==> flow/design.v <==
module DECODER_UNIT
(input wire [1:0]            alu_fun,
output reg arith_enable,logic_enable,comp_enable,shift_enable);
  always@(*)
  begin
    arith_enable = 1'b0;
    logic_enable = 1'b0;
    comp_enable = 1'b0;
    shift_enable = 1'b0;
    case(alu_fun)
      4'b00:arith_enable = 1'b1;
      4'b01:logic_enable = 1'b1;
      4'b10:comp_enable = 1'b1;
      4'b11:shift_enable = 1'b1;
      default: begin
            arith_enable = 1'b0;
            logic_enable = 1'b0;
            comp_enable =1'b 0;
            shift_enable = 1'b0;
        end
      endcase
  end
endmodule
module ARITHMATIC_UNIT#(parameter alu_width =16)
(
  input wire [alu_width-1:0]  A,B,
  input wire                  clk,rst,
  input wire arith_enable,
  input wire [1:0]            alu_fun,
  output reg                  arith_flag,carry_out,
  output reg [alu_width-1:0]  arith_out);
reg [alu_width:0] arith_out_reg;
wire carry_out_reg;
reg arith_flag_reg;  
always@(posedge clk or negedge rst)
begin
  if(!rst)
    begin
    arith_out <= 16'b0;
    carry_out <= 16'b0;
    arith_flag <= 16'b0;
    end
  else
   begin
    arith_out <= arith_out_reg[alu_width-1:0];
    carry_out <= carry_out_reg;
    arith_flag <= arith_flag_reg;
   end 
end
always@(*)
  begin
    arith_out_reg   = 1'b0  ;
    arith_flag_reg  = 1'b0 ;
      if(arith_enable)
        begin
    case(alu_fun)  
    4'b00:begin
    arith_out_reg   = A+B  ;
    arith_flag_reg  = 1'b1 ;
            end
    4'b01:begin
    arith_out_reg   = A-B  ;
    arith_flag_reg  = 1'b1 ;
           end
    4'b10:begin
    arith_out_reg   = A*B  ;
    arith_flag_reg  = 1'b1 ;
            end
    4'b11:begin
    arith_out_reg   = (B == 0) ? {1'b0, {alu_width{1'b1}}} : A/B  ;
    arith_flag_reg  = 1'b1 ;
           end
          endcase
          end    
end
assign carry_out_reg = arith_out_reg[alu_width] ;
endmodule
module LOGIC_UNIT#(parameter alu_width =16)
(
  input wire [alu_width-1:0]  A,B,
  input wire                  clk,rst,
  input wire logic_enable,
  input wire [1:0]            alu_fun,
  output reg                  logic_flag,
  output reg [alu_width-1:0]  logic_out);
reg [alu_width-1:0] logic_out_reg;
reg logic_flag_reg;
always @ (posedge clk or negedge rst)
 begin 
   if (!rst)
     begin
      logic_out  <= 'b0 ;
      logic_flag <= 'b0 ;	
	 end
   else
     begin   
      logic_out  <= logic_out_reg ;
      logic_flag <= logic_flag_reg ;
	 end
 end	
always@(*)
begin
    logic_out_reg  = 1'b0  ;
    logic_flag_reg = 1'b0 ;
    if(logic_enable)
        begin
    case(alu_fun)  
    4'b00:begin
    logic_out_reg   = A&B  ;
    logic_flag_reg  = 1'b1 ;
            end
    4'b01:begin
    logic_out_reg   = A|B  ;
    logic_flag_reg  = 1'b1 ;
           end
    4'b10:begin
    logic_out_reg   = ~(A&B) ;
    logic_flag_reg  = 1'b1 ;
            end
    4'b11:begin
    logic_out_reg   = ~(A|B) ;
    logic_flag_reg  = 1'b1 ;
           end
          endcase
          end            
end 
endmodule
module comparsion_unit#(parameter alu_width =16)
(
  input wire [alu_width-1:0]  A,B,
  input wire                  clk,rst,
  input wire comp_enable,
  input wire [1:0]            alu_fun,
  output reg                  comp_flag,
  output reg [alu_width-1:0]  comp_out);
reg comp_out_reg ;
reg  comp_flag_reg ;
always @ (posedge clk or negedge rst)
 begin 
   if (!rst)
     begin
      comp_out  <= 'b0 ;
      comp_flag <= 'b0 ;	
	 end
   else
     begin   
      comp_out  <= comp_out_reg ;
      comp_flag <= comp_flag_reg ;
	 end
 end
always@(*)
    begin
      comp_out_reg = 1'b0;
      comp_flag_reg = 1'b0;
      if(comp_enable)
        begin
  case(alu_fun)
      4'b00:begin
      comp_out_reg = 1'b0;
      comp_flag_reg = 1'b1;
      end 
      4'b01:begin
        comp_flag_reg  = 1'b1;
        if(A==B)
           begin
    comp_out_reg = 1'b1;
          end
       else
          begin
    comp_out_reg   = 1'b0;
          end
        end
    4'b10:begin
      comp_flag_reg  = 1'b1 ;
      if(A > B)
        begin
    comp_out_reg   = 1'b1;
        end
    else
        begin
    comp_out_reg   = 1'b0;
        end
        end
    4'b11:begin
      comp_flag_reg  = 1'b1;
      if(A < B)
          begin
    comp_out_reg   = 16'b1;
          end
    else
          begin
    comp_out_reg   = 1'b0;
          end
      end
   endcase
          end
   end
  endmodule
module shift_unit#(parameter alu_width =16)
(
  input wire [alu_width-1:0]  A,B,
  input wire                  clk,rst,
  input wire                shift_enable,
  input wire [1:0]            alu_fun,
  output reg                  shift_flag,
  output reg [alu_width-1:0]  shift_out);
reg [alu_width-1:0]  shift_out_reg ;
reg shift_flag_reg ;
always @ (posedge clk or negedge rst)
 begin 
   if (!rst)
     begin
      shift_out  <= 'b0 ;
      shift_flag <= 'b0 ;	
	 end
   else
     begin   
      shift_out  <= shift_out_reg ;
      shift_flag <= shift_flag_reg ;
	 end
 end
   always@(*)
begin
        shift_out_reg = 1'b0;
        shift_flag_reg = 1'b0;
      if(shift_enable)
        begin
      case(alu_fun)  
        4'b00:begin
        shift_flag_reg = 1'b1;
        shift_out_reg = A >> 1;
        end
        4'b01:begin
        shift_out_reg = A << 1;
        shift_flag_reg = 1'b1;
        end
        4'b10:begin
        shift_flag_reg = 1'b1;
        shift_out_reg = B >> 1;
         end
        4'b11:begin
        shift_flag_reg = 1'b1;
        shift_out_reg = B << 1;
        end
      endcase
end
end 
endmodule
module TOP_VIEW#(parameter alu_width =16)
(
  input wire [alu_width-1:0]    A,B,
  input wire                    clk,rst,
  input wire [3:0]              alu_fun,
  output wire                   arith_flag,carry_out,logic_flag,comp_flag,shift_flag,
  output wire [alu_width-1:0]   arith_out,logic_out,comp_out,shift_out
  );
wire                  comp_enable ;
wire                  shift_enable ;
wire                  logic_enable ;
wire                  arith_enable ;
  DECODER_UNIT U_decoder(
  .alu_fun(alu_fun[3:2]),
  .arith_enable(arith_enable),
  .logic_enable(logic_enable),
  .shift_enable(shift_enable),
  .comp_enable(comp_enable)
  );
  ARITHMATIC_UNIT U_arithmatic(
  .A(A),
  .arith_enable(arith_enable),
  .B(B),
  .clk(clk),
  .rst(rst),
  .alu_fun(alu_fun[1:0]),
  .arith_out(arith_out),
  .arith_flag(arith_flag),
  .carry_out(carry_out)
  );
   LOGIC_UNIT U_logic(
  .A(A),
  .logic_enable(logic_enable),
  .B(B),
  .clk(clk),
  .rst(rst),
  .alu_fun(alu_fun[1:0]),
  .logic_out(logic_out),
  .logic_flag(logic_flag)
   );
   comparsion_unit U_comp (
  .A(A),
  .comp_enable(comp_enable),
  .B(B),
  .clk(clk),
  .rst(rst),
  .alu_fun(alu_fun[1:0]),
  .comp_out(comp_out),
  .comp_flag(comp_flag)
  );
  shift_unit U_shift(
  .A(A),
  .shift_enable(shift_enable),
  .B(B),
  .clk(clk),
  .rst(rst),
  .alu_fun(alu_fun[1:0]),
  .shift_out(shift_out),
  .shift_flag(shift_flag)
  );
endmodule
# == Step by step through the tools: TOP_VIEW ==
# Module TOP_VIEW before and after one edit of its RTL, step after step.
# "before" refers to lines of the RTL above, "after" to lines of the edited file.
# "change" is "after" less "before", of the values as shown; "rel_change_pct" is that difference over "before", in percent.
# Library cell names are shortened.
# The mark -- stands for no value.
# setup
top,TOP_VIEW
clock,clk
cell_library,sky130hd
lib_corner,tt_025C_1v80

# == Edit of the RTL ==
# Unified diff, file above to edited file.
# The edit is scripted: it alters the design's behaviour and was not made to optimise anything.
# begin of diff
@@ -90,13 +90,12 @@
    if (!rst)
      begin
-      logic_out  <= 'b0 ;
       logic_flag <= 'b0 ;	
 	 end
    else
      begin   
-      logic_out  <= logic_out_reg ;
       logic_flag <= logic_flag_reg ;
 	 end
  end	
+always @(*) logic_out = logic_out_reg;
 always@(*)
 begin
# end of diff

# == Word level ==
# Source: Yosys, flattened and elaborated, memories not mapped. Widths are those after wreduce; folded enables and synchronous resets count as part of the registers. Registers that Yosys merges into a memory's read port (data or address) are not register bits. Print and check cells do not count. Equal cells are merged and count once.
# word_totals
item,before,after,change,rel_change_pct
reg_bits,54,38,-16,-29.63
elab_cells,55,54,-1,-1.82
inputBits,38,38,0,0.00
out_inout_bits,69,69,0,0.00
# op_classes
item,before,after,change,rel_change_pct
compare,2,2,0,0.00
n_div,1,1,0,0.00
multipliers,1,1,0,0.00
n_addsub,2,2,0,0.00
logic,4,4,0,0.00
n_reduce_logical,8,8,0,0.00
n_eq,7,7,0,0.00
muxes,21,21,0,0.00
# ops
cell,before,after,change,rel_change_pct
2-to-1 mux 1 bit,9,9,0,0.00
equality test 2 bit with constant B,4,4,0,0.00
parallel mux 1 bit (select 2 bit),4,4,0,0.00
OR reduction 3 bit,4,4,0,0.00
equality test 2 x 1 -> 1 bit with constant B,2,2,0,0.00
logical NOT 2 bit,2,2,0,0.00
2-to-1 mux 16 bit,2,2,0,0.00
2-to-1 mux 17 bit,2,2,0,0.00
NOT 16 bit,2,2,0,0.00
parallel mux 16 bit (select 4 bit),2,2,0,0.00
adder 16 x 16 -> 17 bit,1,1,0,0.00
bitwise AND 16 bit,1,1,0,0.00
divider 16 x 16 -> 17 bit,1,1,0,0.00
equality test 16 bit,1,1,0,0.00
> comparator 16 bit,1,1,0,0.00
logical NOT 16 bit,1,1,0,0.00
< comparator 16 bit,1,1,0,0.00
multiplier 16 x 16 -> 17 bit,1,1,0,0.00
OR 16 bit,1,1,0,0.00
parallel mux 1 bit (select 4 bit),1,1,0,0.00
parallel mux 17 bit (select 4 bit),1,1,0,0.00
OR reduction 4 bit,1,1,0,0.00
subtractor 16 x 16 -> 17 bit,1,1,0,0.00

# == Logic depth ==
# Yosys ltp: most cells in a row. Word level: on the elaborated netlist, between registers, memories and ports. Mapped: between sequential cells and ports; inverters and the memories' decode and read muxes count.
# logic_depth
item,before,after,change,rel_change_pct
word_depth,4,4,0,0.00
abc_area,0,0,--,--
depth_mapped,143,146,3,2.10
depth_no_buf,134,136,2,1.49

# == Mapped cells and area ==
# Yosys stat after the flow's synthesis: flattened, memories mapped to cells. It holds for the ABC_AREA given above (unset counts as 0); a run with the other value may have another netlist.
# by_type
cell_type,before,after,change,rel_change_pct
nor2_1,242,215,-27,-11.16
a21oi_1,113,135,22,19.47
dfrtp_1,54,38,-16,-29.63
nand2_1,180,195,15,8.33
nor3_1,64,50,-14,-21.88
or3_1,14,24,10,71.43
xnor2_1,105,97,-8,-7.62
o211ai_1,16,24,8,50.00
nand3_1,28,35,7,25.00
o31ai_1,11,18,7,63.64
o21ai_1,9,2,-7,-77.78
buf_2,8,1,-7,-87.50
a21boi_0,6,13,7,116.67
and2_1,10,4,-6,-60.00
xor2_1,42,47,5,11.90
mux2_2,27,32,5,18.52
inv_1,199,203,4,2.01
a31oi_1,17,21,4,23.53
# Not every row of either side is listed.
# synth_totals
item,before,after,change,rel_change_pct
area_um2,16215.6,15522.4,-693.2,-4.27
mapped_cells,2054,2026,-28,-1.36
ff_cells,54,38,-16,-29.63
seq_area_um2,1351.3,950.9,-400.4,-29.63
buffers,101,91,-10,-9.90
# By module: a second synthesis without flattening, with its own total; a netlist apart from the flattened one above.
# hier_totals
item,before,after,change,rel_change_pct
cells_unflattened,2031,2038,7,0.34
area_unflattened_um2,15974.1,15721.3,-252.8,-1.58
# Rows give one instance, submodules left out.
# modules_before
mod,mod_area_um2,mod_seq_area_um2,cells,instances
ARITHMATIC_UNIT,13780.7,450.4,1837,1
LOGIC_UNIT,807.0,425.4,56,1
shift_unit,732.0,425.4,55,1
comparsion_unit,628.1,50.0,79,1
DECODER_UNIT,26.3,0.0,4,1
TOP_VIEW,0.0,0.0,0,1
# modules_after
mod,mod_area_um2,mod_seq_area_um2,cells,instances
ARITHMATIC_UNIT,13928.4,450.4,1860,1
shift_unit,732.0,425.4,55,1
comparsion_unit,628.1,50.0,79,1
LOGIC_UNIT,406.6,25.0,40,1
DECODER_UNIT,26.3,0.0,4,1
TOP_VIEW,0.0,0.0,0,1

# == Timing after synthesis ==
# Source: OpenSTA report_checks on the synthesized netlist (no wires, ideal clock, input and output delay 20% of the period each), path of least setup slack; recovery checks are left aside. Register names are those of the netlist, which keeps one name where synthesis merged equal registers.
# synth_timing
item,before,after,change,rel_change_pct
path_type,input to register,input to register,--,--
startpoint,input port B[0],input port B[1],--,--
endpoint,register U_arithmatic.arith_out[0],register U_arithmatic.arith_out[0],--,--
setup_time_ns,0.124,0.139,0.015,--
n_path_buf,11,10,-1,-9.09
driving_pins,136,135,-1,-0.74
required_ns,35.876,35.861,-0.015,-0.04
in_delay_ns,7.200,7.200,0.000,0.00
arrival_ns,35.642,35.616,-0.026,-0.07
clock_period_ns,36.0,36.0,0.0,0.00
t_first_pin_ns,7.200,7.200,0.000,0.00
path_delay_ns,28.566,28.555,-0.011,-0.04
path_slack_ns,0.234,0.246,0.012,--
synth_period_reached_ns,35.766,35.754,-0.012,-0.03
# "path_delay_ns" is the arrival time less input delay plus setup time.
# "driving_pins" counts driving pins, that of a launching flip-flop among them; a cell with two outputs on the path counts twice.
# "synth_period_reached_ns" = period - worst setup slack (recovery checks aside). The figure is calculated, with input and output delays left at 20% of the set period.
# The rows between start and end are the longest chain of elaborated cells between them; the timing report does not say that the signal goes this way. Where chains are equally long, one stands for them.
# A line is the first line of the expression or statement that the cell stems from. Yosys adds cells for indexed reads and writes and turns some case tables into memories.
# synth_between_before
cell_sequence,clkbuf_1 > clkinv_1 > ha_1 > o21ai_0 > nand2b_1 > a31oi_1 > nor2_1 > ha_1 > o21a_1 > o22ai_1 > or4_1 > o31ai_1 > ha_1 > nor3_1 > a211oi_1 > nand3_1 > mux2_2 > ha_1 > (+100 left out) > a31oi_1 > o21ai_0 > o41a_1 > clkbuf_1 > nor2_1 > a21oi_1 > ha_1 > nor2b_1 > o21a_1 > o21a_1 > o21a_1 > o21ai_0 > nand2b_1 > a21oi_1 > nor3_1 > a2111oi_0 > o21ai_0 > o31a_1
elab_chain_len,4
cells_between,8
cone_lines,6
classes_between,2 x add/sub; 1 x mul; 1 x div; 3 x mux; 1 x reduce/logical
# synth_lines_before
item,line_no,source
"start, declared",251,"input wire [alu_width-1:0]    A,B,"
divider 16 x 16 -> 17 bit,70,"arith_out_reg   = (B == 0) ? {1'b0, {alu_width{1'b1}}} : A/B  ;"
2-to-1 mux 17 bit,70,
parallel mux 17 bit (select 4 bit),56,case(alu_fun)
2-to-1 mux 17 bit,54,if(arith_enable)
"end, assigned",39,arith_out <= 16'b0;
"end, assigned",45,arith_out <= arith_out_reg[alu_width-1:0];
"end, declared",31,output reg [alu_width-1:0]  arith_out);
# synth_between_after
cell_sequence,clkbuf_1 > clkinv_1 > ha_1 > o21ai_0 > nand2b_1 > a31oi_1 > nor2_1 > ha_1 > o21a_1 > o21ai_0 > a211oi_2 > mux2i_1 > ha_1 > o21ai_0 > a2111oi_0 > nand2_1 > mux2_2 > ha_1 > (+99 left out) > nor4_1 > nor2_1 > o22a_1 > clkbuf_1 > nor2_1 > a21oi_1 > ha_1 > nor2b_1 > o21a_1 > o21a_1 > o211ai_1 > a21oi_1 > a2111oi_0 > nor2_1 > o21bai_1 > a31oi_1 > a2111oi_0 > a21oi_1
elab_chain_len,4
cells_between,5
cone_lines,3
classes_between,1 x div; 3 x mux; 1 x reduce/logical
# synth_lines_after
item,line_no,source
"start, declared",250,"input wire [alu_width-1:0]    A,B,"
divider 16 x 16 -> 17 bit,70,"arith_out_reg   = (B == 0) ? {1'b0, {alu_width{1'b1}}} : A/B  ;"
2-to-1 mux 17 bit,70,
parallel mux 17 bit (select 4 bit),56,case(alu_fun)
2-to-1 mux 17 bit,54,if(arith_enable)
"end, assigned",39,arith_out <= 16'b0;
"end, assigned",45,arith_out <= arith_out_reg[alu_width-1:0];
"end, declared",31,output reg [alu_width-1:0]  arith_out);

# == Path in the finished layout ==
# From the final timing report of each run of set A: the path of least setup slack in the routed layout; clock arrival at registers is part of the times.
# layout_timing
item,before,after,change,rel_change_pct
path_type,input to register,input to register,--,--
startpoint,input port B[10],input port B[11],--,--
endpoint,register U_arithmatic.arith_out[0],register U_arithmatic.arith_out[0],--,--
arrival_ns,34.06,33.98,-0.08,-0.23
n_path_buf,12,15,3,25.00
setup_time_ns,0.11,0.12,0.01,--
driving_pins,128,132,4,3.12
required_ns,35.30,35.26,-0.04,-0.11
in_delay_ns,7.02,7.02,0.00,0.00
path_slack_ns,1.24,1.28,0.04,--
t_first_pin_ns,7.02,7.02,0.00,0.00
clock_period_ns,35.1,35.1,0.0,0.00
# The rows between start and end are the longest chain of elaborated cells between them; the timing report does not say that the signal goes this way. Where chains are equally long, one stands for them.
# layout_between_before
cell_sequence,clkdlybuf4s50_1 > nor4_4 > and4_4 > and4_1 > nor2_1 > ha_1 > o21a_1 > o22ai_1 > nor2_1 > mux2i_1 > ha_1 > o21a_1 > o21a_1 > or2_2 > xnor2_1 > o21ai_0 > ha_1 > a21o_1 > (+92 left out) > nand2b_1 > a21oi_2 > o21ai_2 > o41a_1 > buf_4 > nor2_1 > a21oi_1 > ha_1 > o21a_1 > o21a_1 > o21a_1 > o21ai_1 > nand2b_1 > a21oi_1 > nor3_1 > a2111oi_1 > o21ai_0 > o31a_1
elab_chain_len,4
cells_between,5
cone_lines,3
classes_between,1 x div; 3 x mux; 1 x reduce/logical
# layout_lines_before
item,line_no,source
"start, declared",251,"input wire [alu_width-1:0]    A,B,"
divider 16 x 16 -> 17 bit,70,"arith_out_reg   = (B == 0) ? {1'b0, {alu_width{1'b1}}} : A/B  ;"
2-to-1 mux 17 bit,70,
parallel mux 17 bit (select 4 bit),56,case(alu_fun)
2-to-1 mux 17 bit,54,if(arith_enable)
"end, assigned",39,arith_out <= 16'b0;
"end, assigned",45,arith_out <= arith_out_reg[alu_width-1:0];
"end, declared",31,output reg [alu_width-1:0]  arith_out);
# layout_between_after
cell_sequence,clkdlybuf4s50_1 > or4_4 > nor2_1 > buf_4 > and4_4 > nor2_1 > ha_1 > o21a_1 > o21ai_2 > a211oi_2 > buf_4 > o31ai_2 > ha_2 > nor3_2 > a2111oi_2 > nand2_1 > buf_4 > mux2_2 > (+96 left out) > o21a_1 > nor4_1 > nor2_1 > o22a_2 > nor2_1 > a21oi_1 > ha_1 > nor2b_1 > o21a_1 > o21a_1 > o211ai_1 > a21oi_1 > a2111oi_2 > nor2_1 > o21bai_1 > a31oi_1 > a2111oi_2 > a21oi_1
elab_chain_len,4
cells_between,5
cone_lines,3
classes_between,1 x div; 3 x mux; 1 x reduce/logical
# layout_lines_after
item,line_no,source
"start, declared",250,"input wire [alu_width-1:0]    A,B,"
divider 16 x 16 -> 17 bit,70,"arith_out_reg   = (B == 0) ? {1'b0, {alu_width{1'b1}}} : A/B  ;"
2-to-1 mux 17 bit,70,
parallel mux 17 bit (select 4 bit),56,case(alu_fun)
2-to-1 mux 17 bit,54,if(arith_enable)
"end, assigned",39,arith_out <= 16'b0;
"end, assigned",45,arith_out <= arith_out_reg[alu_width-1:0];
"end, declared",31,output reg [alu_width-1:0]  arith_out);

# == Flow runs ==
# Both versions went through the flow (Yosys, OpenROAD) with the same settings in each pair. Constraints: input delay and output delay 20% of the set period each, output load 0.01 pF.
# settings_set_A
CORE_UTILIZATION,40
period_ns,35.1
CAP_MARGIN,20
CORE_MARGIN,2
SLEW_MARGIN,20
# measured_set_A
item,before,after,change,rel_change_pct
final_stdcell_area_um2,19261.0,20582.2,1321.2,6.86
worst_setup_slack_ns,1.243,1.283,0.040,--
timing.achieved_period_ns,33.857,33.817,-0.040,-0.12
ys_area_um2,16215.6,15522.4,-693.2,-4.27
design.die.area_um2,42164.5,40397.0,-1767.5,-4.19
final_setup_tns_ns,0.000,0.000,0.000,--
# settings_set_B
ABC_AREA,0
CORE_MARGIN,8
CORE_UTILIZATION,38
CTS_CLUSTER_DIAMETER,186
GPL_TIMING_DRIVEN,0
MAX_ROUTING_LAYER,met5
PLACE_DENSITY,0.66
SETUP_SLACK_MARGIN,-0.1
TNS_END_PERCENT,90
period_ns,23.5
CAP_MARGIN,20
SLEW_MARGIN,20
# measured_set_B
item,before,after,change,rel_change_pct
final_stdcell_area_um2,22185.0,20895.0,-1290.0,-5.81
worst_setup_slack_ns,-7.131,-7.685,-0.554,--
timing.achieved_period_ns,30.631,31.185,0.554,1.81
ys_area_um2,16215.6,15522.4,-693.2,-4.27
design.die.area_um2,49539.6,47572.0,-1967.6,-3.97
final_setup_tns_ns,-17.881,-19.265,-1.384,--
# "timing.achieved_period_ns" means the clock period less the worst setup slack. The figure is calculated, with input and output delays left at 20% of the set period.
